==> flow/design.v <==
module alu #(
	parameter DATA_WIDTH = 32,
	parameter INST_WIDTH = 4
)(
	input                   i_clk,
	input                   i_rst_n,
	input  [DATA_WIDTH-1:0] i_data_a,
	input  [DATA_WIDTH-1:0] i_data_b,
	input  [INST_WIDTH-1:0] i_inst,
	input                   i_valid,
	output [DATA_WIDTH-1:0] o_data,
	output                  o_overflow,
	output                  o_valid
);
	reg [DATA_WIDTH - 1:0] o_data_r, o_data_w;
	reg o_overflow_r, o_overflow_w;
	reg o_valid_r, o_valid_w;
	reg [2 * DATA_WIDTH - 1:0] o_mul_temp;
	integer i;
	assign o_data = o_data_r;
	assign o_overflow = o_overflow_r;
	assign o_valid = o_valid_r;
	always @(*) begin
		if (i_valid) begin
			case (i_inst)
				4'd0: begin
					o_data_w = i_data_a + i_data_b;
					if (i_data_a[DATA_WIDTH - 1] && i_data_b[DATA_WIDTH - 1] && ~o_data_w[DATA_WIDTH - 1]) begin
						o_overflow_w = 1;
					end
					else if (~i_data_a[DATA_WIDTH - 1] && ~i_data_b[DATA_WIDTH - 1] && o_data_w[DATA_WIDTH - 1]) begin
						o_overflow_w = 1;
					end
					else begin
						o_overflow_w = 0;
					end
					o_valid_w = 1;
				end
				4'd1: begin
					o_data_w = i_data_a - i_data_b;
					if (~i_data_a[DATA_WIDTH - 1] && i_data_b[DATA_WIDTH - 1] && o_data_w[DATA_WIDTH - 1]) begin
						o_overflow_w = 1;
					end
					else if (i_data_a[DATA_WIDTH - 1] && ~i_data_b[DATA_WIDTH - 1] && ~o_data_w[DATA_WIDTH - 1]) begin
						o_overflow_w = 1;
					end
					else begin
						o_overflow_w = 0;
					end
					o_valid_w = 1;
				end
				4'd2: begin
					o_data_w = i_data_a * i_data_b;
					if ((i_data_a[DATA_WIDTH - 1] == i_data_b[DATA_WIDTH - 1]) && o_data_w[DATA_WIDTH - 1]) begin
						o_overflow_w = 1;
					end
					else if ((i_data_a[DATA_WIDTH - 1] != i_data_b[DATA_WIDTH - 1]) && ~o_data_w[DATA_WIDTH - 1]) begin
						o_overflow_w = 1;
					end
					else begin
						o_overflow_w = 0;
					end
					o_valid_w = 1;
				end
				4'd3: begin
					if (~i_data_a[DATA_WIDTH - 1] && i_data_b[DATA_WIDTH - 1]) begin
						o_data_w = i_data_a;
					end
					else if (i_data_a[DATA_WIDTH - 1] && ~i_data_b[DATA_WIDTH - 1]) begin
						o_data_w = i_data_b;
					end
					else if (i_data_a > i_data_b) begin
						o_data_w = i_data_a;
					end
					else begin
						o_data_w = i_data_b;
					end
					o_overflow_w = 0;
					o_valid_w = 1;
				end
				4'd4: begin
					if (~i_data_a[DATA_WIDTH - 1] && i_data_b[DATA_WIDTH - 1]) begin
						o_data_w = i_data_b;
					end
					else if (i_data_a[DATA_WIDTH - 1] && ~i_data_b[DATA_WIDTH - 1]) begin
						o_data_w = i_data_a;
					end
					else if (i_data_a < i_data_b) begin
						o_data_w = i_data_a;
					end
					else begin
						o_data_w = i_data_b;
					end
					o_overflow_w = 0;
					o_valid_w = 1;
				end
				4'd5: begin
					{o_overflow_w, o_data_w} = i_data_a + i_data_b;
					o_valid_w = 1;
				end
				4'd6: begin
					o_data_w = i_data_a - i_data_b;
					if (i_data_a < i_data_b) begin
						o_overflow_w = 1;
					end
					else begin
						o_overflow_w = 0;
					end
					o_valid_w = 1;
				end
				4'd7: begin
					o_mul_temp = i_data_a * i_data_b;
					o_overflow_w = 0;
					for (i = DATA_WIDTH; i < 2 * DATA_WIDTH; i = i + 1) begin
						if (o_mul_temp[i]) begin
							o_overflow_w = 1;
						end
					end
					o_data_w = o_mul_temp[DATA_WIDTH - 1:0];
					o_valid_w = 1;
				end
				4'd8: begin
					if (i_data_a > i_data_b) begin
						o_data_w = i_data_a;
					end
					else begin
						o_data_w = i_data_b;
					end
					o_overflow_w = 0;
					o_valid_w = 1;
				end
				4'd9: begin
					if (i_data_a < i_data_b) begin
						o_data_w = i_data_a;
					end
					else begin
						o_data_w = i_data_b;
					end
					o_overflow_w = 0;
					o_valid_w = 1;
				end
				4'd10: begin
					o_data_w = i_data_a & i_data_b;
					o_overflow_w = 0;
					o_valid_w = 1;
				end
				4'd11: begin
					o_data_w = i_data_a | i_data_b;
					o_overflow_w = 0;
					o_valid_w = 1;
				end
				4'd12: begin
					o_data_w = (i_data_a & ~i_data_b) | (~i_data_a & i_data_b);
					o_overflow_w = 0;
					o_valid_w = 1;
				end
				4'd13: begin
					o_data_w = ~i_data_a;
					o_overflow_w = 0;
					o_valid_w = 1;
				end
				4'd14: begin
					for (i = 0; i < DATA_WIDTH; i = i + 1) begin
						o_data_w[i] = i_data_a[DATA_WIDTH - 1 - i];
					end
					o_overflow_w = 0;
					o_valid_w = 1;
				end
				default: begin
					o_overflow_w = 0;
					o_data_w = 0;
					o_valid_w = 1;
				end
			endcase
		end
		else begin
			o_overflow_w = 0;
			o_data_w = 0;
			o_valid_w = 0;
		end
	end
	always @(posedge i_clk or negedge i_rst_n) begin
		if (~i_rst_n) begin
			o_data_r <= 0;
			o_overflow_r <= 0;
			o_valid_r <= 0;
		end
		else begin
			o_data_r <= o_data_w;
			o_overflow_r <= o_overflow_w;
			o_valid_r <= o_valid_w;
		end
	end
endmodule
# From RTL to reports: alu
# Tool output for the design above, in the order of the flow.
# Lines are those of the file above, counted from 1.
# Cell names lack the library's common part.
design:
  top: "alu"
  clk_port: "i_clk"
  lib: "sky130hd"
  lib_corner: "tt_025C_1v80"

# Word-level counts
# Source: Yosys, flattened and elaborated, memories not mapped. Widths are those after wreduce; folded enables and synchronous resets count as part of the registers. Registers that Yosys merges into a memory's read port (data or address) are not register bits. Print and check cells do not count.
classes:
  n_addsub: 3
  n_mul: 2
  compare: 2
  n_eq: 16
  n_mux: 81
  logic: 12
  reduce_logical: 12
ops:
  columns: ["operator", "count"]
  rows:
  - ["multiplier 32 x 32 -> 64 bit", 1]
  - ["multiplier 32 x 32 -> 32 bit", 1]
  - ["parallel mux 1 bit (select 14 bit)", 32]
  - ["2-to-1 mux 32 bit", 7]
  - ["bitwise AND 32 bit", 3]
  - ["OR 32 bit", 2]
  - ["inverter 32 bit", 2]
  - ["2-to-1 mux 1 bit", 41]
  - ["adder 32 x 32 -> 33 bit", 1]
  - ["adder 32 bit", 1]
  - ["subtractor 32 bit", 1]
  - ["> comparator 32 bit", 1]
  - ["< comparator 32 bit", 1]
  - ["== test 4 bit (second input constant)", 7]
  - ["== test 4 x 3 -> 1 bit (second input constant)", 4]
  - ["logical AND 1 bit", 10]
  - ["== test 4 x 2 -> 1 bit (second input constant)", 2]
  - ["parallel mux 1 bit (select 6 bit)", 1]
  - ["inverter 1 bit", 5]
  - ["== test 4 x 1 -> 1 bit (second input constant)", 1]
  - ["logical NOT 4 bit", 1]
  - ["OR reduction 2 bit", 1]
  - ["== test 1 bit", 1]
  - ["!= test 1 bit", 1]
bits:
  ff_bits: 34
  out_inout_bits: 34
  elab_cells: 131

# Logic depth
# Yosys ltp: most cells in a row. Word level: on the elaborated netlist, between registers, memories and ports. Mapped: between sequential cells and ports; inverters and the memories' decode and read muxes count.
depth:
  word_depth: 35
  abc_area: 0
  mapped_depth: 36

# Synthesis result
# The flow's flattened synthesis, as Yosys stat reports it; memories are mapped. The netlist is that of the ABC_AREA named above (0 if unset); the other value can give another one.
by_type:
  columns: ["cell", "count", "type_area_um2"]
  rows:
  - ["fa_1", 898, 1.8E+04]
  - ["ha_1", 361, 4.52E+03]
  - ["inv_1", 967, 3.63E+03]
  - ["nor2_1", 929, 3.49E+03]
  - ["nand2_1", 390, 1.46E+03]
  - ["a21oi_1", 222, 1.11E+03]
  - ["clkbuf_1", 249, 934.646]
  - ["dfrtp_1", 34, 850.816]
  - ["o21ai_0", 159, 795.763]
  - ["o221ai_1", 43, 376.611]
  - ["xnor2_1", 39, 341.578]
  - ["buf_1", 61, 228.97]
  - ["a221oi_1", 25, 218.96]
  - ["a211oi_1", 29, 217.709]
  - ["a21o_1", 28, 210.202]
  - ["xor2_1", 24, 210.202]
  - ["o31ai_1", 27, 202.694]
  - ["a31oi_1", 30, 187.68]
# Other cell types: 61; their cells: 446.
mapped:
  cells: 4961
  synth_area_mm2: 0.040106
  ff_cells: 34
  n_buf: 318

# Timing after synthesis
# Source: OpenSTA report_checks on the synthesized netlist (no wires, ideal clock, input and output delay 20% of the period each), path of least setup slack; recovery checks are left aside. Register names are those of the netlist, which keeps one name where synthesis merged equal registers.
synth_timing:
  path_kind: "in2reg"
  start: "input port i_data_b[11]"
  end: "register o_overflow_r"
  tclk_ps: 12000
  setup_ps: 129
  t_first_pin_ps: 2400
  arrival_time_ps: 10240
  t_required_ps: 11871
  setup_slack_ps: 1631
  delay_ps: 7969
  driving_pins: 28
  period_less_setup_slack_ps: 10369
# "delay_ps" = arrival - input delay + setup time.
# "driving_pins" counts driving pins, that of a launching flip-flop among them; a cell with two outputs on the path counts twice.
# "period_less_setup_slack_ps" = period - worst setup slack (recovery checks aside). The figure is calculated, with input and output delays left at 20% of the set period.
# The rows between start and end are the longest chain of elaborated cells between them; the timing report does not say that the signal goes this way. Where chains are equally long, one stands for them.
# Each line given opens the expression or statement behind the cell; cells for indexed reads and writes are added by Yosys, which also makes memories of some case tables.
synth_via:
  cell_sequence: "clkbuf_1 inv_1 clkbuf_1 buf_1 nor2_1 fa_1 inv_1 fa_1 fa_1 fa_1 fa_1 inv_1 fa_1 fa_1 fa_1 ha_1 nand2_1 nor4_1 inv_1 or4_1 o21ai_2 a31o_4 xor2_1 or4_1 nor4_1 and4_1 and4_1 o22ai_1"
  elab_chain_cells: 35
  cone_cells: 56
  cone_classes: "add/sub (3); mul (2); compare (1); mux (41); logic (3); reduce/logical (6)"
synth_rtl:
  columns: ["element", "line_no", "source"]
  rows:
  - ["start: declaration", 8, "input [DATA_WIDTH-1:0] i_data_b,"]
  - ["multiplier 32 x 32 -> 64 bit", 112, "o_mul_temp = i_data_a * i_data_b;"]
  - ["2-to-1 mux 1 bit (32 in a row)", 115, "if (o_mul_temp[i]) begin"]
  - ["parallel mux 1 bit (select 6 bit)", 25, "case (i_inst)"]
  - ["2-to-1 mux 1 bit", 24, "if (i_valid) begin"]
  - ["end: assignment", 185, "o_overflow_r <= 0;"]
  - ["end: assignment", 190, "o_overflow_r <= o_overflow_w;"]
  - ["end: declaration", 16, "reg o_overflow_r, o_overflow_w;"]

# Timing after layout
# Path of least setup slack in the final report of stored run 1 (OpenROAD, finished layout, wires in). Where an end is a register, its clock arrival counts in the times.
# The report prints the path's times to 10 ps; the period is as set.
layout_timing:
  path_kind: "in2reg"
  start: "input port i_data_a[16]"
  end: "register o_overflow_r"
  tclk_ps: 11800
  setup_ps: 130
  t_first_pin_ps: 2360
  arrival_time_ps: 11600
  t_required_ps: 11950
  setup_slack_ps: 350
  driving_pins: 27
# The rows between start and end are the longest chain of elaborated cells between them; the timing report does not say that the signal goes this way. Where chains are equally long, one stands for them.
layout_via:
  cell_sequence: "clkdlybuf4s50_1 inv_1 buf_4 nor2_1 fa_1 inv_1 fa_1 fa_1 fa_1 inv_1 fa_1 fa_1 fa_1 fa_1 ha_1 a21oi_1 o21a_1 o311ai_0 o21ai_1 nand2_1 a21oi_1 xnor2_1 or4_1 nor4_1 and4_1 and4_1 o22ai_1"
  elab_chain_cells: 35
  cone_cells: 56
  cone_classes: "add/sub (3); mul (2); compare (1); mux (41); logic (3); reduce/logical (6)"
layout_rtl:
  columns: ["element", "line_no", "source"]
  rows:
  - ["start: declaration", 7, "input [DATA_WIDTH-1:0] i_data_a,"]
  - ["multiplier 32 x 32 -> 64 bit", 112, "o_mul_temp = i_data_a * i_data_b;"]
  - ["2-to-1 mux 1 bit (32 in a row)", 115, "if (o_mul_temp[i]) begin"]
  - ["parallel mux 1 bit (select 6 bit)", 25, "case (i_inst)"]
  - ["2-to-1 mux 1 bit", 24, "if (i_valid) begin"]
  - ["end: assignment", 185, "o_overflow_r <= 0;"]
  - ["end: assignment", 190, "o_overflow_r <= o_overflow_w;"]
  - ["end: declaration", 16, "reg o_overflow_r, o_overflow_w;"]

# 4 stored runs of alu in the flow (synthesis by Yosys, layout by OpenROAD, sky130hd cells), in arbitrary order. Constraints: input delay and output delay 20% of the set period each, output load 0.01 pF.
# By "timing.achieved_period_ps" is meant the clock period of the run minus its worst setup slack. This is arithmetic on one report: input and output delays are still those of the set period (20% each).
# "worstPathTime_ps" means the part of the period allowed to the worst setup path (the constraints hold back 20% at inputs and 20% at outputs) less its slack; where the path has registers, the arrival times of their clocks count too.
# "worstPathTime_ps" is given in steps of 10 ps.
runs:
  - name: "stored run 1"
    settings:
      CORE_UTILIZATION: 40
      period_ns: 11.8
      CAP_MARGIN: 20
      CORE_MARGIN: 2
      SLEW_MARGIN: 20
    results:
      synth_area_mm2: 0.040106
      dieArea_mm2: 0.102813
      layout_stdcell_area_mm2: 0.0438921
      layout_utilization_pct: 44.0
      worstSetupSlack_ps: 347
      total_negative_slack_ps: 0
      timing.achieved_period_ps: 11453
      worstPathTime_ps: 9090
      worst_path_kind: "in2reg"
  - name: "stored run 2"
    settings:
      ABC_AREA: 1
      CAP_MARGIN: 35
      CORE_ASPECT_RATIO: 1.59
      CORE_UTILIZATION: 61
      GPL_ROUTABILITY_DRIVEN: 1
      GPL_TIMING_DRIVEN: 0
      PLACE_DENSITY: 0.74
      SETUP_SLACK_MARGIN: 1.3
      TNS_END_PERCENT: 20
      period_ns: 13.9
      CORE_MARGIN: 2
      SLEW_MARGIN: 20
    results:
      synth_area_mm2: 0.0459178
      dieArea_mm2: 0.0775459
      layout_stdcell_area_mm2: 0.0494975
      layout_utilization_pct: 66.5
      worstSetupSlack_ps: 1466
      total_negative_slack_ps: 0
      timing.achieved_period_ps: 12434
      worstPathTime_ps: 9650
      worst_path_kind: "in2reg"
  - name: "stored run 3"
    settings:
      CELL_PAD_IN_SITES_GLOBAL_PLACEMENT: 3
      CORE_ASPECT_RATIO: 0.52
      CORE_MARGIN: 10
      CORE_UTILIZATION: 68
      GPL_ROUTABILITY_DRIVEN: 1
      GPL_TIMING_DRIVEN: 0
      MAX_ROUTING_LAYER: "met5"
      PLACE_DENSITY_LB_ADDON: 0.08
      SETUP_SLACK_MARGIN: 4.12
      TNS_END_PERCENT: 20
      period_ns: 14.4
      CAP_MARGIN: 20
      SLEW_MARGIN: 20
    outcome: "no results, placement failed with FLW-0024"
  - name: "stored run 4"
    settings:
      CAP_MARGIN: 0
      CELL_PAD_IN_SITES_GLOBAL_PLACEMENT: 0
      CORE_MARGIN: 10
      CORE_UTILIZATION: 64
      CTS_CLUSTER_DIAMETER: 342
      CTS_CLUSTER_SIZE: 95
      GPL_TIMING_DRIVEN: 1
      HOLD_SLACK_MARGIN: -0.08
      PLACE_DENSITY_LB_ADDON: 0.23
      SLEW_MARGIN: 10
      TNS_END_PERCENT: 25
      period_ns: 12.9
    results:
      synth_area_mm2: 0.040106
      dieArea_mm2: 0.0730783
      layout_stdcell_area_mm2: 0.0425608
      layout_utilization_pct: 68.8
      worstSetupSlack_ps: 736
      total_negative_slack_ps: 0
      timing.achieved_period_ps: 12164
      worstPathTime_ps: 9580
      worst_path_kind: "in2reg"
